==> flow/design.v <==
module unsigned_mult #(
parameter DWIDTH = 8  
)(
input  [  DWIDTH -1:0] op1    ,  
input  [  DWIDTH -1:0] op2    ,  
output [2*DWIDTH -1:0] result    
); 
assign result = op1 * op2;   
endmodule  
module signed_mult #(
parameter DWIDTH = 8  
)(
input  [  DWIDTH -1:0] op1    ,  
input  [  DWIDTH -1:0] op2    ,  
output [2*DWIDTH -1:0] result    
); 
wire   [  DWIDTH -1:0] abs_op1    ;   
wire   [  DWIDTH -1:0] abs_op2    ;   
wire   [2*DWIDTH -1:0] abs_result ;   
assign abs_op1 = op1[DWIDTH-1] ? (~op1 + 'd1) : op1;  
assign abs_op2 = op2[DWIDTH-1] ? (~op2 + 'd1) : op2;  
unsigned_mult #(
.DWIDTH (DWIDTH)  
)i_unsigned_mult_1(
 .op1    (abs_op1    ),  
 .op2    (abs_op2    ),  
 .result (abs_result )   
);  
assign result = (op1[DWIDTH-1] ^ op2[DWIDTH-1]) ? (~abs_result + 'd1) : abs_result; 
endmodule  
module comp_mult_1 #(
parameter DWIDTH = 8  
)(
input                              clk      ,  
input                              rst_n    ,  
input                              sw_rst   ,  
input                              op_val   ,  
output reg                         op_rdy   ,  
input      [      2*2*DWIDTH -1:0] op_data  ,  
output reg                         res_val  ,  
input                              res_rdy  ,  
output     [2*2*(DWIDTH + 1) -1:0] res_data    
); 
wire op_ld    ;  
reg  op_ld_d1 ;  
reg  op_ld_d2 ;  
reg  op_ld_d3 ;  
reg  op_ld_d4 ;  
reg  [  DWIDTH -1:0] x1 ;  
reg  [  DWIDTH -1:0] x2 ;  
reg  [  DWIDTH -1:0] y1 ;  
reg  [  DWIDTH -1:0] y2 ;  
reg  [  DWIDTH -1:0] mult_op1 ;  
reg  [  DWIDTH -1:0] mult_op2 ;  
wire [2*DWIDTH -1:0] prod     ;  
reg  [2*DWIDTH -1:0] prod_1_reg ;  
reg  [2*DWIDTH -1:0] prod_3_reg ;  
reg  [2*DWIDTH -1:0] xr         ;  
reg  [2*DWIDTH -1:0] yr         ;  
always @(posedge clk or negedge rst_n)
if(~rst_n)            op_rdy <= 1'b1 ; else
if(sw_rst)            op_rdy <= 1'b1 ; else
if(op_val & op_rdy)   op_rdy <= 1'b0 ; else 
if(res_val & res_rdy) op_rdy <= 1'b1 ; 
assign op_ld = op_val & op_rdy;
always @(posedge clk or negedge rst_n)
if(~rst_n) begin 
    op_ld_d1 <= 1'b0;
    op_ld_d2 <= 1'b0;
    op_ld_d3 <= 1'b0;
    op_ld_d4 <= 1'b0;
end else 
if(sw_rst) begin 
    op_ld_d1 <= 1'b0;
    op_ld_d2 <= 1'b0;
    op_ld_d3 <= 1'b0;
    op_ld_d4 <= 1'b0;
end else begin                        
    op_ld_d1 <= op_ld;     
    op_ld_d2 <= op_ld_d1;  
    op_ld_d3 <= op_ld_d2;  
    op_ld_d4 <= op_ld_d3;  
end 
always @(posedge clk or negedge rst_n)
if(~rst_n)    res_val <= 1'b0 ; else  
if(sw_rst)    res_val <= 1'b0 ; else  
if(op_ld_d4)  res_val <= 1'b1 ; else  
if(res_rdy)   res_val <= 1'b0 ;       
always @(posedge clk or negedge rst_n)
if(~rst_n) begin 
    x1 <= 'd0;
    y1 <= 'd0;
    x2 <= 'd0;
    y2 <= 'd0;
end else 
if(sw_rst) begin 
    x1 <= 'd0;
    y1 <= 'd0;
    x2 <= 'd0;
    y2 <= 'd0;
end else 
if(op_ld) begin                        
    x1 <= op_data[4*DWIDTH -1 -: DWIDTH]; 
    y1 <= op_data[3*DWIDTH -1 -: DWIDTH]; 
    x2 <= op_data[2*DWIDTH -1 -: DWIDTH]; 
    y2 <= op_data[1*DWIDTH -1 -: DWIDTH]; 
end 
always @(*)
casex({op_ld_d1, op_ld_d2, op_ld_d3, op_ld_d4})
4'b1xxx: mult_op1 = x1  ;
4'b01xx: mult_op1 = y1  ;
4'b001x: mult_op1 = x1  ;
4'b0001: mult_op1 = x2  ;
default: mult_op1 = 'd0 ;
endcase 
always @(*)
casex({op_ld_d1, op_ld_d2, op_ld_d3, op_ld_d4})
4'b1xxx: mult_op2 = x2  ;
4'b01xx: mult_op2 = y2  ;
4'b001x: mult_op2 = y2  ;
4'b0001: mult_op2 = y1  ;
default: mult_op2 = 'd0 ;
endcase
signed_mult #(
.DWIDTH (DWIDTH)  
) i_signed_mult (
 .op1    (mult_op1),  
 .op2    (mult_op2),  
 .result (prod    )   
);  
always @(posedge clk or negedge rst_n)
if(~rst_n)   prod_1_reg <= 'b0 ; else 
if(sw_rst)   prod_1_reg <= 'b0 ; else 
if(op_ld_d1) prod_1_reg <= prod;           
always @(posedge clk or negedge rst_n)
if(~rst_n)   xr <= 'b0              ; else 
if(sw_rst)   xr <= 'b0              ; else 
if(op_ld_d2) xr <= prod_1_reg - prod;      
always @(posedge clk or negedge rst_n)
if(~rst_n)   prod_3_reg <= 'b0 ; else 
if(sw_rst)   prod_3_reg <= 'b0 ; else 
if(op_ld_d3) prod_3_reg <= prod;           
always @(posedge clk or negedge rst_n)
if(~rst_n)   yr <= 'b0              ; else 
if(sw_rst)   yr <= 'b0              ; else 
if(op_ld_d4) yr <= prod_3_reg + prod;       
assign res_data = {{{'d2{xr[2*DWIDTH-1]}},xr},
                   {{'d2{yr[2*DWIDTH-1]}},yr}};  
endmodule  
module comp_mult_2 #(
parameter DWIDTH = 8  
)(
input                              clk      ,  
input                              rst_n    ,  
input                              sw_rst   ,  
input                              op_val   ,  
output reg                         op_rdy   ,  
input      [      2*2*DWIDTH -1:0] op_data  ,  
output reg                         res_val  ,  
input                              res_rdy  ,  
output     [2*2*(DWIDTH + 1) -1:0] res_data    
); 
wire op_ld    ;  
reg  op_ld_d1 ;  
reg  op_ld_d2 ;  
reg  [  DWIDTH -1:0] x1 ;  
reg  [  DWIDTH -1:0] x2 ;  
reg  [  DWIDTH -1:0] y1 ;  
reg  [  DWIDTH -1:0] y2 ;  
wire [  DWIDTH -1:0] mult0_op2 ;  
wire [  DWIDTH -1:0] mult1_op2 ;  
wire [2*DWIDTH -1:0] prod1 ;  
wire [2*DWIDTH -1:0] prod2 ;  
reg  [ 2*DWIDTH-1:0] xr ;  
reg  [ 2*DWIDTH-1:0] yr ;  
always @(posedge clk or negedge rst_n)
if(~rst_n)            op_rdy <= 1'b1 ; else
if(sw_rst)            op_rdy <= 1'b1 ; else
if(op_val & op_rdy)   op_rdy <= 1'b0 ; else 
if(res_val & res_rdy) op_rdy <= 1'b1 ; 
assign op_ld = op_val & op_rdy;
always @(posedge clk or negedge rst_n)
if(~rst_n) begin 
    op_ld_d1 <= 1'b0;
    op_ld_d2 <= 1'b0;
end else 
if(sw_rst) begin 
    op_ld_d1 <= 1'b0;
    op_ld_d2 <= 1'b0;
end else begin                        
    op_ld_d1 <= op_ld; 
    op_ld_d2 <= op_ld_d1; 
end 
always @(posedge clk or negedge rst_n)
if(~rst_n)    res_val <= 1'b0 ; else  
if(sw_rst)    res_val <= 1'b0 ; else  
if(op_ld_d2)  res_val <= 1'b1 ; else  
if(res_rdy)   res_val <= 1'b0 ;       
always @(posedge clk or negedge rst_n)
if(~rst_n) begin 
    x1 <= 'd0;
    y1 <= 'd0;
    x2 <= 'd0;
    y2 <= 'd0;
end else 
if(sw_rst) begin 
    x1 <= 'd0;
    y1 <= 'd0;
    x2 <= 'd0;
    y2 <= 'd0;
end else 
if(op_ld) begin                        
    x1 <= op_data[4*DWIDTH -1 -: DWIDTH]; 
    y1 <= op_data[3*DWIDTH -1 -: DWIDTH]; 
    x2 <= op_data[2*DWIDTH -1 -: DWIDTH]; 
    y2 <= op_data[1*DWIDTH -1 -: DWIDTH]; 
end 
assign mult0_op2 = op_ld_d1 ? x2 : y2 ;  
assign mult1_op2 = op_ld_d1 ? y2 : x2 ;  
signed_mult #(
.DWIDTH (DWIDTH)  
)i_signed_mult_0(
 .op1    (x1        ),  
 .op2    (mult0_op2 ),  
 .result (prod1     )   
);  
signed_mult #(
.DWIDTH (DWIDTH)  
)i_signed_mult_1(
 .op1    (y1        ),  
 .op2    (mult1_op2 ),  
 .result (prod2     )   
);  
always @(posedge clk or negedge rst_n)
if(~rst_n)   xr <= 'b0             ; else 
if(sw_rst)   xr <= 'b0             ; else 
if(op_ld_d1) xr <= prod1 - prod2 ;       
always @(posedge clk or negedge rst_n)
if(~rst_n)   yr <= 'b0           ; else 
if(sw_rst)   yr <= 'b0           ; else 
if(op_ld_d2) yr <= prod1 + prod2 ;       
assign res_data = {{{'d2{xr[2*DWIDTH-1]}},xr},
                   {{'d2{yr[2*DWIDTH-1]}},yr}};  
endmodule  
module comp_mult_4 #(
parameter DWIDTH = 8  
)(
input                              clk      ,  
input                              rst_n    ,  
input                              sw_rst   ,  
input                              op_val   ,  
output reg                         op_rdy   ,  
input      [      2*2*DWIDTH -1:0] op_data  ,  
output reg                         res_val  ,  
input                              res_rdy  ,  
output     [2*2*(DWIDTH + 1) -1:0] res_data    
); 
wire op_ld;  
wire [  DWIDTH -1:0] x1 ;  
wire [  DWIDTH -1:0] x2 ;  
wire [  DWIDTH -1:0] y1 ;  
wire [  DWIDTH -1:0] y2 ;  
wire [2*DWIDTH -1:0] prod1  ;  
wire [2*DWIDTH -1:0] prod2  ;  
wire [2*DWIDTH -1:0] prod3  ;  
wire [2*DWIDTH -1:0] prod4  ;  
reg  [2*DWIDTH-1 :0] xr ;  
reg  [2*DWIDTH-1 :0] yr ;  
always @(posedge clk or negedge rst_n)
if(~rst_n)            op_rdy <= 1'b1 ; else
if(sw_rst)            op_rdy <= 1'b1 ; else
if(op_val & op_rdy)   op_rdy <= 1'b0 ; else 
if(res_rdy)           op_rdy <= 1'b1 ; 
assign op_ld = op_val & op_rdy;
always @(posedge clk or negedge rst_n)
if(~rst_n)              res_val <= 1'b0 ; else  
if(sw_rst)              res_val <= 1'b0 ; else  
if(op_ld)               res_val <= 1'b1 ; else  
if(res_rdy)             res_val <= 1'b0 ;       
assign x1 = op_data[4*DWIDTH -1 -: DWIDTH]; 
assign y1 = op_data[3*DWIDTH -1 -: DWIDTH]; 
assign x2 = op_data[2*DWIDTH -1 -: DWIDTH]; 
assign y2 = op_data[1*DWIDTH -1 -: DWIDTH]; 
signed_mult #(
.DWIDTH (DWIDTH)  
)i_signed_mult_0(
 .op1    (x1     ),  
 .op2    (x2     ),  
 .result (prod1  )   
);  
signed_mult #(
.DWIDTH (DWIDTH)  
)i_signed_mult_1(
 .op1    (x1     ),  
 .op2    (y2     ),  
 .result (prod2  )   
);  
signed_mult #(
.DWIDTH (DWIDTH)  
)i_signed_mult_2(
 .op1    (x2     ),  
 .op2    (y1     ),  
 .result (prod3  )   
);  
signed_mult #(
.DWIDTH (DWIDTH)  
)i_signed_mult_3(
 .op1    (y1     ),  
 .op2    (y2     ),  
 .result (prod4  )   
);  
always @(posedge clk or negedge rst_n)
if(~rst_n)   xr <= 'b0           ; else 
if(sw_rst)   xr <= 'b0           ; else 
if(op_ld)    xr <= prod1 - prod4 ;       
always @(posedge clk or negedge rst_n)
if(~rst_n)   yr <= 'b0           ; else 
if(sw_rst)   yr <= 'b0           ; else 
if(op_ld)    yr <= prod2 + prod3 ;       
assign res_data = {{{'d2{xr[2*DWIDTH-1]}},xr},
                   {{'d2{yr[2*DWIDTH-1]}},yr}};  
endmodule  
module comp_mult_wrapper #(
parameter DWIDTH  = 8 ,  
parameter NO_MULT = 4    
)(
input                          clk      ,  
input                          rst_n    ,  
input                          sw_rst   ,  
input                          op_val   ,  
output                         op_rdy   ,  
input  [      2*2*DWIDTH -1:0] op_data  ,  
output                         res_val  ,  
input                          res_rdy  ,  
output [2*2*(DWIDTH + 1) -1:0] res_data    
); 
generate 
    if(NO_MULT == 4) begin : GEN_4_MULTS
        comp_mult_4 #(
        .DWIDTH (DWIDTH)  
        )i_comp_mult_4 (
        .clk      (clk      ),  
        .rst_n    (rst_n    ),  
        .sw_rst   (sw_rst   ),  
        .op_val   (op_val   ),  
        .op_rdy   (op_rdy   ),  
        .op_data  (op_data  ),  
        .res_val  (res_val  ),  
        .res_rdy  (res_rdy  ),  
        .res_data (res_data )   
        ); 
    end
    else if(NO_MULT == 2) begin : GEN_2_MULTS
        comp_mult_2 #(
        .DWIDTH (DWIDTH)  
        )i_comp_mult_2 (
        .clk      (clk      ),  
        .rst_n    (rst_n    ),  
        .sw_rst   (sw_rst   ),  
        .op_val   (op_val   ),  
        .op_rdy   (op_rdy   ),  
        .op_data  (op_data  ),  
        .res_val  (res_val  ),  
        .res_rdy  (res_rdy  ),  
        .res_data (res_data )   
        ); 
    end else if(NO_MULT == 1) begin : GEN_1_MULT
        comp_mult_1 #(
        .DWIDTH (DWIDTH)  
        )i_comp_mult_1 (
        .clk      (clk      ),  
        .rst_n    (rst_n    ),  
        .sw_rst   (sw_rst   ),  
        .op_val   (op_val   ),  
        .op_rdy   (op_rdy   ),  
        .op_data  (op_data  ),  
        .res_val  (res_val  ),  
        .res_rdy  (res_rdy  ),  
        .res_data (res_data )   
        ); 
    end
    else begin : ERROR
        initial begin 
            $display("%M ERROR: Invalid number of multipliers, NO_MULT should be 1, 2 or 4 \n");
            $stop;
        end 
    end 
endgenerate 
endmodule  
module comp_mult_top #(
parameter NO_MULT   = 4     ,  
parameter APB_BADDR = 0     ,  
parameter SYS_AW    = 16    ,  
parameter REG_DW    = 16       
)(
input                    clk         ,  
input                    rst_n       ,  
input      [ SYS_AW-1:0] apb_paddr   ,  
input                    apb_psel    ,  
input                    apb_penable ,  
input                    apb_pwrite  ,  
input      [REG_DW -1:0] apb_pwdata  ,  
output                   apb_pready  ,  
output reg [REG_DW -1:0] apb_prdata  ,  
output reg               apb_pslverr ,  
output reg               mem_ce      ,  
output reg               mem_we      ,  
output reg [SYS_AW -1:0] mem_addr    ,  
output reg [     8 -1:0] mem_wr_data ,  
input      [     8 -1:0] mem_rd_data    
);
localparam DWIDTH = 8 ;
localparam IDLE   = 2'b00;  
localparam RD_OPS = 2'b01;  
localparam WORK   = 2'b10;  
localparam WR_RES = 2'b11;  
reg  [       REG_DW -1:0] op1_addr      ;  
reg  [       REG_DW -1:0] op2_addr      ;  
reg  [       REG_DW -1:0] res_addr      ;  
reg  [       REG_DW -1:0] no_op         ;  
reg  [       REG_DW -1:0] cfg_start     ;  
reg  [       REG_DW -1:0] sts_stop      ;  
wire                      wr_op1_addr   ;  
wire                      wr_op2_addr   ;  
wire                      wr_res_addr   ;  
wire                      wr_no_op      ;  
wire                      wr_cfg_start  ;  
wire                      wr_sts_stop   ;  
wire                      rd_sts_stop   ;  
wire                      rd_sts_state  ;  
wire                      sel_regs      ;  
reg                       op_val        ;  
wire                      op_rdy        ;  
wire [   2*2*DWIDTH -1:0] op_data       ;  
wire                      res_val       ;  
reg                       res_rdy       ;  
wire [2*2*(DWIDTH+1)-1:0] res_data      ;  
wire                      set_res_rdy   ;  
reg  [     3*DWIDTH -1:0] data_reg      ;  
reg  [            2 -1:0] sts_cstate    ;  
wire                      start         ;  
wire                      sw_rst        ;  
wire                      byte_rd_done  ;  
wire                      byte_wr_done  ;  
wire                      finish        ;  
wire                      next_op       ;  
reg                       mem_ce_d      ;  
reg                       mem_we_d      ;  
wire                      set_mem_ce    ;  
wire                      set_mem_we    ;  
reg  [            3 -1:0] byte_cnt      ;  
reg  [       REG_DW -1:0] op_cnt        ;  
comp_mult_wrapper #(
.DWIDTH  (DWIDTH  ),  
.NO_MULT (NO_MULT )   
) i_comp_mult_wrapper (
.clk      (clk     ),  
.rst_n    (rst_n   ),  
.sw_rst   (sw_rst  ),  
.op_val   (op_val  ),  
.op_rdy   (op_rdy  ),  
.op_data  (op_data ),  
.res_val  (res_val ),  
.res_rdy  (res_rdy ),  
.res_data (res_data)   
); 
assign apb_pready = 1'b1;  
assign wr_op1_addr  = apb_psel & apb_penable &  apb_pwrite & (apb_paddr == APB_BADDR + 0); 
assign wr_op2_addr  = apb_psel & apb_penable &  apb_pwrite & (apb_paddr == APB_BADDR + 1); 
assign wr_res_addr  = apb_psel & apb_penable &  apb_pwrite & (apb_paddr == APB_BADDR + 2); 
assign wr_no_op     = apb_psel & apb_penable &  apb_pwrite & (apb_paddr == APB_BADDR + 3); 
assign wr_cfg_start = apb_psel & apb_penable &  apb_pwrite & (apb_paddr == APB_BADDR + 4); 
assign wr_sts_stop  = apb_psel & apb_penable &  apb_pwrite & (apb_paddr == APB_BADDR + 5);  
assign rd_sts_stop  = apb_psel & apb_penable & ~apb_pwrite & (apb_paddr == APB_BADDR + 5);  
assign rd_sts_state = apb_psel & apb_penable & ~apb_pwrite & (apb_paddr == APB_BADDR + 6);  
assign sel_regs = wr_op1_addr  |
                  wr_op2_addr  |
                  wr_res_addr  |
                  wr_no_op     |
                  wr_cfg_start |
                  wr_sts_stop  |
                  rd_sts_stop  |
                  rd_sts_state ;
always @(posedge clk or negedge rst_n)
if(~rst_n)        apb_pslverr <= 'd0         ; else   
if(apb_pslverr)   apb_pslverr <= 'd0         ; else   
if(apb_penable)   apb_pslverr <= ~sel_regs   ;        
always @(posedge clk or negedge rst_n)
if(~rst_n)          op1_addr  <= 'd0            ; else  
if(wr_op1_addr)     op1_addr  <= apb_pwdata     ; else  
if(byte_rd_done)    op1_addr  <= op1_addr + 'd2 ;
always @(posedge clk or negedge rst_n)
if(~rst_n)          op2_addr  <= 'd0            ; else  
if(wr_op2_addr)     op2_addr  <= apb_pwdata     ; else  
if(byte_rd_done)    op2_addr  <= op2_addr + 'd2 ;
always @(posedge clk or negedge rst_n)
if(~rst_n)          res_addr  <= 'd0            ; else  
if(wr_res_addr)     res_addr  <= apb_pwdata     ; else  
if(byte_wr_done)    res_addr  <= res_addr + 'd6 ;
always @(posedge clk or negedge rst_n)
if(~rst_n)          no_op     <= 'd0            ; else  
if(wr_no_op)        no_op     <= apb_pwdata     ;       
always @(posedge clk or negedge rst_n)              
if(~rst_n)          cfg_start <= 'd0            ; else  
if(~sw_rst & start) cfg_start <= 'd0            ; else  
if(wr_cfg_start)    cfg_start <= apb_pwdata     ;       
always @(posedge clk or negedge rst_n)        
if(~rst_n)          sts_stop  <= 'd0            ; else  
if(wr_sts_stop)     sts_stop  <= apb_pwdata     ; else  
if(finish)          sts_stop  <= {{REG_DW-1{1'b0}}, 1'b1} ;  
always @(posedge clk or negedge rst_n)
if(~rst_n)          apb_prdata <= 'd0                            ; else  
if(rd_sts_stop)     apb_prdata <= sts_stop                       ; else  
if(rd_sts_state)    apb_prdata <= {{REG_DW-2{1'b0}}, sts_cstate} ;       
assign start  = cfg_start[0] & (no_op > 'd0);
assign sw_rst = cfg_start[1];
always @(posedge clk or negedge rst_n)
if(~rst_n) 
    sts_cstate <= IDLE;      
else if(sw_rst) 
    sts_cstate <= IDLE; 
else begin 
    case(sts_cstate)
        IDLE    : if(start)                 
                    sts_cstate <= RD_OPS;   
                  else
                    sts_cstate <= IDLE;
        RD_OPS  : if(byte_rd_done)  
                    sts_cstate <= WORK;     
                  else 
                    sts_cstate <= RD_OPS;
        WORK    : if(res_val)
                    sts_cstate <= WR_RES;   
                  else 
                    sts_cstate <= WORK;
        default : if(finish) 
                    sts_cstate <= IDLE;     
                  else if(next_op)
                    sts_cstate <= RD_OPS;   
                  else 
                    sts_cstate <= WR_RES;
    endcase 
end   
assign byte_rd_done = (sts_cstate == RD_OPS) & (byte_cnt == 3'd3);   
assign byte_wr_done = (sts_cstate == WR_RES) & (byte_cnt == 3'd5);   
assign next_op      = byte_wr_done & (op_cnt != (no_op - 'd1));      
assign finish       = byte_wr_done & (op_cnt == (no_op - 'd1));      
always @(posedge clk or negedge rst_n)
if(~rst_n)          byte_cnt <= 3'd0            ; else  
if(byte_rd_done)    byte_cnt <= 3'd0            ; else  
if(byte_wr_done)    byte_cnt <= 3'd0            ; else  
if(mem_ce)          byte_cnt <= byte_cnt + 3'd1 ;       
always @(posedge clk or negedge rst_n)
if(~rst_n)          op_cnt <= 'd0          ; else  
if(finish)          op_cnt <= 'd0          ; else  
if(next_op)         op_cnt <= op_cnt + 'd1 ;       
always @(posedge clk or negedge rst_n)
if(~rst_n)          op_val <= 1'b0; else   
if(byte_rd_done)    op_val <= 1'b1; else   
if(op_val & op_rdy) op_val <= 1'b0;        
always @(posedge clk or negedge rst_n)
if(~rst_n)          data_reg <= 'd0; else   
if(mem_ce_d & ~mem_we_d) begin              
    case(byte_cnt)
        3'b001 :    data_reg[3*DWIDTH-1 : 2*DWIDTH] <= mem_rd_data;  
        3'b010 :    data_reg[2*DWIDTH-1 : 1*DWIDTH] <= mem_rd_data;  
        3'b011 :    data_reg[1*DWIDTH-1 : 0       ] <= mem_rd_data;  
        default:    data_reg                        <= data_reg; 
    endcase 
end 
assign op_data = {data_reg, mem_rd_data};  
assign set_res_rdy = (sts_cstate == WR_RES) & (byte_cnt == 3'd4);  
always @(posedge clk or negedge rst_n)
if(~rst_n)       res_rdy <= 1'b0; else   
if(set_res_rdy)  res_rdy <= 1'b1; else   
if(byte_wr_done) res_rdy <= 1'b0;        
always @(*) 
    if(sts_cstate == RD_OPS)
        if(byte_cnt < 3'd2) mem_addr = op1_addr + byte_cnt       ; else  
                            mem_addr = op2_addr + byte_cnt - 'd2 ;       
    else  
                            mem_addr = res_addr + byte_cnt;              
always @(*)
    case(byte_cnt)
        3'b000  : mem_wr_data <= res_data[25:18];           
        3'b001  : mem_wr_data <= res_data[33:26];           
        3'b010  : mem_wr_data <= {6'd0, res_data[35:34]};   
        3'b011  : mem_wr_data <= res_data[ 7:0 ];           
        3'b100  : mem_wr_data <= res_data[15:8 ];           
        default : mem_wr_data <= {6'd0, res_data[17:16]};   
    endcase 
assign set_mem_ce = ((sts_cstate == IDLE)   & start   ) |   
                    ((sts_cstate == WR_RES) & next_op ) |   
                    ((sts_cstate == WORK)   & res_val ) ;   
always @(posedge clk or negedge rst_n)
if(~rst_n)        mem_ce <= 1'b0; else  
if(set_mem_ce)    mem_ce <= 1'b1; else  
if(byte_rd_done | byte_wr_done) 
                  mem_ce <= 1'b0;       
assign set_mem_we = (sts_cstate == WORK) & res_val;  
always @(posedge clk or negedge rst_n)
if(~rst_n)        mem_we <= 1'b0; else     
if(set_mem_we)    mem_we <= 1'b1; else     
if(byte_wr_done)  mem_we <= 1'b0;          
always @(posedge clk or negedge rst_n)
if(~rst_n) mem_ce_d <= 1'b0   ; else       
if(sw_rst) mem_ce_d <= 1'b0   ; else       
           mem_ce_d <= mem_ce ;        
always @(posedge clk or negedge rst_n)    
if(~rst_n) mem_we_d <= 1'b0   ; else       
if(sw_rst) mem_we_d <= 1'b0   ; else       
           mem_we_d <= mem_we ;
endmodule  
# [From RTL to reports: comp_mult_top]
# Each step is given for the RTL above and for the edited RTL.
# Lines under "before" count in the file above, lines under "after" in the edited file.
# "change": "after" minus "before" as printed here.
# Operators carry their Yosys type and port widths (W data, S select, Z words).
# Cell names lack the library's common part.
# A cell with - has no value.
[inputs] design="comp_mult_top" clock_port="clk" lib="sky130hd" lib_corner="tt_025C_1v80"

# [Diff]
# Unified diff, file above to edited file.
# The edit is scripted: it alters the design's behaviour and was not made to optimise anything.
# begin of diff
@@ -410,5 +410,5 @@
 input      [     8 -1:0] mem_rd_data    
 );
-localparam DWIDTH = 8 ;
+localparam DWIDTH = 16 ;
 localparam IDLE   = 2'b00;  
 localparam RD_OPS = 2'b01;  
# end of diff

# [After elaboration]
# Yosys after proc, flatten, opt, wreduce and memory -nomap, before mapping. Memory bits, and registers merged into a memory's read port (data or address), are not among the register bits. Print and check cells are not counted. Equal cells are merged and count once.
[bits] item="latch_bits" before=0 after=0 change=0
[bits] item="clocked_rd_ports_x_width" before=0 after=0 change=0
[bits] item="wordCells" before=191 after=177 change=-14
[bits] item="reg_bits" before=184 after=186 change=2
[bits] item="n_memories" before=0 after=0 change=0
[bits] item="mem_bits_rw" before=0 after=0 change=0
[bits] item="mem_bits_ro" before=0 after=0 change=0
[bits] item="out_inout_bits" before=44 after=44 change=0
[classes] item="n_addsub" before=20 after=16 change=-4
[classes] item="reduce_and_logical" before=20 after=20 change=0
[classes] item="mux" before=56 after=53 change=-3
[classes] item="n_eq" before=16 after=16 change=0
[classes] item="logic" before=49 after=44 change=-5
[classes] item="compare" before=2 after=2 change=0
[classes] item="shifts" before=0 after=0 change=0
[classes] item="n_mul" before=4 after=2 change=-2
[classes] item="n_div" before=0 after=0 change=0
[ops] operator="$mux W16" before=22 after=17 change=-5
[ops] operator="$add A8 B1 Y8 const B" before=4 after=0 change=-4
[ops] operator="$mul A8 B8 Y16" before=4 after=0 change=-4
[ops] operator="$mux W8" before=4 after=0 change=-4
[ops] operator="$not A8 Y8" before=4 after=0 change=-4
[ops] operator="$mux W2" before=6 after=9 change=3
[ops] operator="$mux W32" before=0 after=3 change=3
[ops] operator="$xor A1 B1 Y1" before=4 after=2 change=-2
[ops] operator="$add A16 B1 Y16 const B" before=5 after=4 change=-1
[ops] operator="$not A16 Y16" before=4 after=3 change=-1
[ops] operator="$add A16 B16 Y16" before=1 after=0 change=-1
[ops] operator="$sub A16 B16 Y16" before=1 after=0 change=-1
[ops] operator="$add A2 B1 Y2 const B" before=0 after=1 change=1
[ops] operator="$add A32 B1 Y32 const B" before=0 after=1 change=1
[ops] operator="$mul A16 B16 Y2" before=0 after=1 change=1
[ops] operator="$mul A16 B16 Y32" before=0 after=1 change=1
[ops] operator="$not A2 Y2" before=0 after=1 change=1
[ops] operator="$not A32 Y32" before=0 after=1 change=1
[ops] operator="$sub A1 B2 Y2 const A" before=0 after=1 change=1
[ops] operator="$and A1 B1 Y1" before=23 after=23 change=0
[ops] operator="$mux W1" before=19 after=19 change=0
[ops] operator="$reduce_bool A2 Y1" before=12 after=12 change=0
[ops] operator="$or A1 B1 Y1" before=10 after=10 change=0
[ops] operator="$not A1 Y1" before=4 after=4 change=0
[ops] operator="$add A16 B3 Y16" before=3 after=3 change=0
[ops] operator="$eq A16 B3 Y1 const B" before=3 after=3 change=0
[ops] operator="$mux W3" before=3 after=3 change=0
[ops] operator="$reduce_and A2 Y1" before=3 after=3 change=0
# The list need not be complete.

# [Depth]
# Depth = most cells in a row (Yosys ltp): at word level without a register or memory, in the mapped netlist without a sequential cell, where the memories' decode and read muxes count.
[logic_depth] item="depth_word" before=13 after=13 change=0
[logic_depth] item="ABC_AREA" before="0" after="0"
[logic_depth] item="ltp_mapped" before=34 after=26 change=-8

# [Synthesis result]
# Source: synth_stat.txt of the flow (Yosys; design flattened, memories mapped). It holds for the ABC_AREA given above (unset counts as 0); a run with the other value may have another netlist.
[mapped] item="synth_area_um2" before=21384.3 after=12278.0 change=-9106.3
[mapped] item="flip_flops" before=184 after=160 change=-24
[mapped] item="cells" before=2497 after=1391 change=-1106
[mapped] item="sequential_area_um2" before=4605.7 after=4005.1 change=-600.6
[mapped] item="buffers" before=100 after=56 change=-44
[by_type] cell_type="nor2_1" before=331 after=146 change=-185
[by_type] cell_type="inv_1" before=291 after=111 change=-180
[by_type] cell_type="ha_1" before=227 after=106 change=-121
[by_type] cell_type="fa_1" before=149 after=40 change=-109
[by_type] cell_type="xnor2_1" before=159 after=82 change=-77
[by_type] cell_type="o21ai_0" before=147 after=88 change=-59
[by_type] cell_type="clkbuf_1" before=92 after=49 change=-43
[by_type] cell_type="a21oi_1" before=95 after=60 change=-35
[by_type] cell_type="xor2_1" before=91 after=62 change=-29
[by_type] cell_type="a22o_1" before=40 after=14 change=-26
[by_type] cell_type="dfrtp_1" before=183 after=159 change=-24
[by_type] cell_type="or2_2" before=32 after=14 change=-18
[by_type] cell_type="or3_1" before=27 after=11 change=-16
[by_type] cell_type="nand2_1" before=178 after=163 change=-15
[by_type] cell_type="a31oi_1" before=20 after=6 change=-14
[by_type] cell_type="o31ai_1" before=19 after=5 change=-14
[by_type] cell_type="mux2_2" before=45 after=32 change=-13
[by_type] cell_type="nor3_1" before=36 after=24 change=-12
# The list need not be complete.
# The figures by module come from a second, unflattened synthesis with its own total; it is not the netlist above.
[unflattened] item="hier_cells" before=2698 after=6454 change=3756
[unflattened] item="hier_area_um2" before=23012.1 after=54518.5 change=31506.4
# Each row is one instance without its submodules.
[by_module_before] module="comp_mult_top" instances=1 mod_area_um2=9227.6 cells=1026 mod_seq_area_um2=3753.6
[by_module_before] module="unsigned_mult (DWIDTH=8)" instances=4 mod_area_um2=2109.5 cells=243 mod_seq_area_um2=0.0
[by_module_before] module="comp_mult_4 (DWIDTH=8)" instances=1 mod_area_um2=2763.9 cells=328 mod_seq_area_um2=852.1
[by_module_before] module="signed_mult (DWIDTH=8)" instances=4 mod_area_um2=645.6 cells=93 mod_seq_area_um2=0.0
[by_module_before] module="comp_mult_wrapper" instances=1 mod_area_um2=0.0 cells=0 mod_seq_area_um2=0.0
[by_module_after] module="unsigned_mult (DWIDTH=16)" instances=4 mod_area_um2=8443.1 cells=975 mod_seq_area_um2=0.0
[by_module_after] module="comp_mult_top" instances=1 mod_area_um2=9412.8 cells=1025 mod_seq_area_um2=3753.6
[by_module_after] module="comp_mult_4 (DWIDTH=16)" instances=1 mod_area_um2=5968.2 cells=749 mod_seq_area_um2=1652.8
[by_module_after] module="signed_mult (DWIDTH=16)" instances=4 mod_area_um2=1341.3 cells=195 mod_seq_area_um2=0.0
[by_module_after] module="comp_mult_wrapper" instances=1 mod_area_um2=0.0 cells=0 mod_seq_area_um2=0.0

# [Worst setup path after synthesis]
# Source: OpenSTA report_checks on the synthesized netlist (no wires, ideal clock, input and output delay 20% of the period each), path of least setup slack; recovery checks are left aside. Register names are those of the netlist, which keeps one name where synthesis merged equal registers.
[synth_timing] item="path_kind" before="input port to flip-flop" after="flip-flop to flip-flop"
[synth_timing] item="from" before="input port mem_rd_data[0]" after="register data_reg[36]"
[synth_timing] item="to" before="register i_comp_mult_wrapper.GEN_4_MULTS.i_comp_mult_4.yr[15]" after="register i_comp_mult_wrapper.GEN_4_MULTS.i_comp_mult_4.yr[31]"
[synth_timing] item="path_buffers" before=2 after=0 change=-2
[synth_timing] item="period_ns" before=10.0 after=10.0 change=0.0
[synth_timing] item="launch_ns" before=2.000 after=0.000 change=-2.000
[synth_timing] item="slack_ns" before=0.918 after=3.573 change=2.655
[synth_timing] item="path_stages" before=30 after=25 change=-5
[synth_timing] item="arrival_ns" before=8.961 after=6.298 change=-2.663
[synth_timing] item="setup_ns" before=0.121 after=0.129 change=0.008
[synth_timing] item="path_delay_ns" before=7.082 after=6.427 change=-0.655
[synth_timing] item="period_less_setup_slack_ns" before=9.082 after=6.427 change=-2.655
# "path_delay_ns" is the arrival time less input delay plus setup time.
# "path_stages" counts driving pins, that of a launching flip-flop among them; a cell with two outputs on the path counts twice.
# "period_less_setup_slack_ns" is the clock period less the worst setup slack; recovery checks do not enter. This is arithmetic on one report: input and output delays are still those of the set period (20% each).
# The rows between start and end are the longest chain of elaborated cells between them; the timing report does not say that the signal goes this way. Where chains are equally long, one stands for them.
# A line is the first line of the expression or statement that the cell stems from. Yosys adds cells for indexed reads and writes and turns some case tables into memories.
# At most two assigning lines are given for a register; there are more.
[synth_via_before] path_cell_list="inv_1 clkbuf_1 ha_1 nand2b_1 o21ai_0 xor2_1 clkbuf_1 nor2_1 fa_1 inv_1 fa_1 inv_1 fa_1 inv_1 fa_1 inv_1 ha_1 o21a_1 a2111oi_0 nor2_1 xor2_1 nor3_1 a21oi_1 xnor2_1 ha_1 a21o_1 a31oi_1 o21ai_0 xnor2_1 a22o_1" elab_chain_cells=10 cells_between=10 classes_between="add/sub (3); mul (1); mux (4); logic (2)"
[synth_rtl_before] item="start, declared" line_no=410 text="input      [     8 -1:0] mem_rd_data"
[synth_rtl_before] item="$not A8 Y8" line_no=21 text="assign abs_op2 = op2[DWIDTH-1] ? (~op2 + 'd1) : op2;"
[synth_rtl_before] item="$add A8 B1 Y8" line_no=21
[synth_rtl_before] item="$mux W8" line_no=21
[synth_rtl_before] item="$mul A8 B8 Y16" line_no=8 text="assign result = op1 * op2;"
[synth_rtl_before] item="$not A16 Y16" line_no=29 text="assign result = (op1[DWIDTH-1] ^ op2[DWIDTH-1]) ? (~abs_result + 'd1) : abs_result;"
[synth_rtl_before] item="$add A16 B1 Y16" line_no=29
[synth_rtl_before] item="$mux W16" line_no=29
[synth_rtl_before] item="$add A16 B16 Y16" line_no=319 text="if(op_ld)    yr <= prod2 + prod3 ;"
[synth_rtl_before] item="$mux W16" line_no=319
[synth_rtl_before] item="$mux W16" line_no=318 text="if(sw_rst)   yr <= 'b0           ; else"
[synth_rtl_before] item="end, assigned" line_no=318
[synth_rtl_before] item="end, assigned" line_no=319
[synth_rtl_before] item="end, declared" line_no=268 text="reg  [2*DWIDTH-1 :0] yr ;"
[synth_via_after] path_cell_list="dfrtp_1 or3_1 nor2_1 nand2_1 nand2_1 xor2_1 or2_2 fa_1 fa_1 inv_1 fa_1 inv_1 fa_1 inv_1 ha_1 ha_1 ha_1 a21o_1 and4_1 or3_1 a2111oi_2 nand3b_1 o31ai_2 xnor2_1 o21ai_1" elab_chain_cells=9 cells_between=9 classes_between="add/sub (2); mul (1); mux (4); logic (2)"
[synth_rtl_after] item="start, assigned" line_no=565 text="3'b001 :    data_reg[3*DWIDTH-1 : 2*DWIDTH] <= mem_rd_data;"
[synth_rtl_after] item="start, assigned" line_no=568 text="default:    data_reg                        <= data_reg;"
[synth_rtl_after] item="$not A16 Y16" line_no=21 text="assign abs_op2 = op2[DWIDTH-1] ? (~op2 + 'd1) : op2;"
[synth_rtl_after] item="$add A16 B1 Y16" line_no=21
[synth_rtl_after] item="$mux W16" line_no=21
[synth_rtl_after] item="$mul A16 B16 Y32" line_no=8 text="assign result = op1 * op2;"
[synth_rtl_after] item="$not A32 Y32" line_no=29 text="assign result = (op1[DWIDTH-1] ^ op2[DWIDTH-1]) ? (~abs_result + 'd1) : abs_result;"
[synth_rtl_after] item="$add A32 B1 Y32" line_no=29
[synth_rtl_after] item="$mux W32" line_no=29
[synth_rtl_after] item="$mux W32" line_no=319 text="if(op_ld)    yr <= prod2 + prod3 ;"
[synth_rtl_after] item="$mux W32" line_no=318 text="if(sw_rst)   yr <= 'b0           ; else"
[synth_rtl_after] item="end, assigned" line_no=318
[synth_rtl_after] item="end, assigned" line_no=319
[synth_rtl_after] item="end, declared" line_no=268 text="reg  [2*DWIDTH-1 :0] yr ;"

# [Timing after layout]
# From the final timing report of each run of pair A: the path of least setup slack in the routed layout; clock arrival at registers is part of the times.
[layout_timing] item="path_kind" before="input port to flip-flop" after="flip-flop to flip-flop"
[layout_timing] item="from" before="input port mem_rd_data[1]" after="register data_reg[16]"
[layout_timing] item="to" before="register i_comp_mult_wrapper.GEN_4_MULTS.i_comp_mult_4.xr[15]" after="register i_comp_mult_wrapper.GEN_4_MULTS.i_comp_mult_4.yr[31]"
[layout_timing] item="setup_ns" before=0.10 after=0.12 change=0.02
[layout_timing] item="arrival_ns" before=9.24 after=7.36 change=-1.88
[layout_timing] item="launch_ns" before=1.88 after=0.44 change=-1.44
[layout_timing] item="period_ns" before=9.39 after=9.39 change=0.00
[layout_timing] item="slack_ns" before=0.51 after=2.36 change=1.85
[layout_timing] item="path_stages" before=28 after=25 change=-3
[layout_timing] item="path_buffers" before=2 after=0 change=-2
# The rows between start and end are the longest chain of elaborated cells between them; the timing report does not say that the signal goes this way. Where chains are equally long, one stands for them.
# At most two assigning lines are given for a register; there are more.
[layout_via_before] path_cell_list="clkdlybuf4s50_1 or3_1 or4b_2 inv_1 nand2_1 fa_1 fa_1 inv_1 fa_1 inv_1 fa_1 inv_1 ha_1 nor2b_1 a221oi_1 nand3_1 nor4b_2 buf_4 a21oi_1 xor2_1 ha_1 o21a_1 nor2_1 o31a_1 o21ai_0 xnor2_1 xnor2_1 a22o_1" elab_chain_cells=10 cells_between=10 classes_between="add/sub (3); mul (1); mux (4); logic (2)"
[layout_rtl_before] item="start, declared" line_no=410 text="input      [     8 -1:0] mem_rd_data"
[layout_rtl_before] item="$not A8 Y8" line_no=21 text="assign abs_op2 = op2[DWIDTH-1] ? (~op2 + 'd1) : op2;"
[layout_rtl_before] item="$add A8 B1 Y8" line_no=21
[layout_rtl_before] item="$mux W8" line_no=21
[layout_rtl_before] item="$mul A8 B8 Y16" line_no=8 text="assign result = op1 * op2;"
[layout_rtl_before] item="$not A16 Y16" line_no=29 text="assign result = (op1[DWIDTH-1] ^ op2[DWIDTH-1]) ? (~abs_result + 'd1) : abs_result;"
[layout_rtl_before] item="$add A16 B1 Y16" line_no=29
[layout_rtl_before] item="$mux W16" line_no=29
[layout_rtl_before] item="$sub A16 B16 Y16" line_no=315 text="if(op_ld)    xr <= prod1 - prod4 ;"
[layout_rtl_before] item="$mux W16" line_no=315
[layout_rtl_before] item="$mux W16" line_no=314 text="if(sw_rst)   xr <= 'b0           ; else"
[layout_rtl_before] item="end, assigned" line_no=314
[layout_rtl_before] item="end, assigned" line_no=315
[layout_rtl_before] item="end, declared" line_no=267 text="reg  [2*DWIDTH-1 :0] xr ;"
[layout_via_after] path_cell_list="dfrtp_1 clkinv_1 ha_1 nand2b_1 o21ai_0 xor2_1 or2_2 fa_1 fa_1 inv_1 fa_1 inv_1 fa_1 inv_1 ha_1 ha_1 ha_1 a21o_1 and4_1 or3_1 a2111oi_2 nand3b_1 o31ai_2 xnor2_1 o21ai_1" elab_chain_cells=9 cells_between=9 classes_between="add/sub (2); mul (1); mux (4); logic (2)"
[layout_rtl_after] item="start, assigned" line_no=566 text="3'b010 :    data_reg[2*DWIDTH-1 : 1*DWIDTH] <= mem_rd_data;"
[layout_rtl_after] item="start, assigned" line_no=568 text="default:    data_reg                        <= data_reg;"
[layout_rtl_after] item="$not A16 Y16" line_no=20 text="assign abs_op1 = op1[DWIDTH-1] ? (~op1 + 'd1) : op1;"
[layout_rtl_after] item="$add A16 B1 Y16" line_no=20
[layout_rtl_after] item="$mux W16" line_no=20
[layout_rtl_after] item="$mul A16 B16 Y32" line_no=8 text="assign result = op1 * op2;"
[layout_rtl_after] item="$not A32 Y32" line_no=29 text="assign result = (op1[DWIDTH-1] ^ op2[DWIDTH-1]) ? (~abs_result + 'd1) : abs_result;"
[layout_rtl_after] item="$add A32 B1 Y32" line_no=29
[layout_rtl_after] item="$mux W32" line_no=29
[layout_rtl_after] item="$mux W32" line_no=319 text="if(op_ld)    yr <= prod2 + prod3 ;"
[layout_rtl_after] item="$mux W32" line_no=318 text="if(sw_rst)   yr <= 'b0           ; else"
[layout_rtl_after] item="end, assigned" line_no=318
[layout_rtl_after] item="end, assigned" line_no=319
[layout_rtl_after] item="end, declared" line_no=268 text="reg  [2*DWIDTH-1 :0] yr ;"

# [Flow runs]
# Both versions went through the flow (Yosys, OpenROAD) with the same settings in each pair. Constraints: input delay and output delay 20% of the set period each, output load 0.01 pF.
[flow_settings_pair_A] period_ns=9.39 CAP_MARGIN=20 CORE_MARGIN=2 CORE_UTILIZATION=40 SLEW_MARGIN=20
[measured_pair_A] item="period_less_ws_ns" before=8.877 after=7.033 change=-1.844
[measured_pair_A] item="fin_tns_ns" before=0.000 after=0.000 change=0.000
[measured_pair_A] item="timing.setup.ws_ns" before=0.513 after=2.357 change=1.844
[measured_pair_A] item="post_route_util_frac" before=0.454 after=0.464 change=0.010
[measured_pair_A] item="total_die_area_um2" before=55326.1 after=32112.6 change=-23213.5
[measured_pair_A] item="ys_area_um2" before=21384.3 after=12278.0 change=-9106.3
[flow_settings_pair_B] ABC_AREA=1 CORE_ASPECT_RATIO=0.56 CORE_UTILIZATION=48 GPL_TIMING_DRIVEN=1 MAX_ROUTING_LAYER="met5" PLACE_DENSITY_LB_ADDON=0.15 TNS_END_PERCENT=25 period_ns=16.1 CAP_MARGIN=20 CORE_MARGIN=2 SLEW_MARGIN=20
[measured_pair_B] item="period_less_ws_ns" before=10.681 after=7.008 change=-3.673
[measured_pair_B] item="fin_tns_ns" before=0.000 after=0.000 change=0.000
[measured_pair_B] item="timing.setup.ws_ns" before=5.419 after=9.092 change=3.673
[measured_pair_B] item="post_route_util_frac" before=0.53 after=0.565 change=0.035
[measured_pair_B] item="total_die_area_um2" before=50131.3 after=28449.9 change=-21681.4
[measured_pair_B] item="ys_area_um2" before=23176.0 after=12990.0 change=-10186.0
# "period_less_ws_ns": clock period set for the run, less the worst setup slack. It is reckoned from that one timing run; input and output delays stay at 20% of the period that was set.
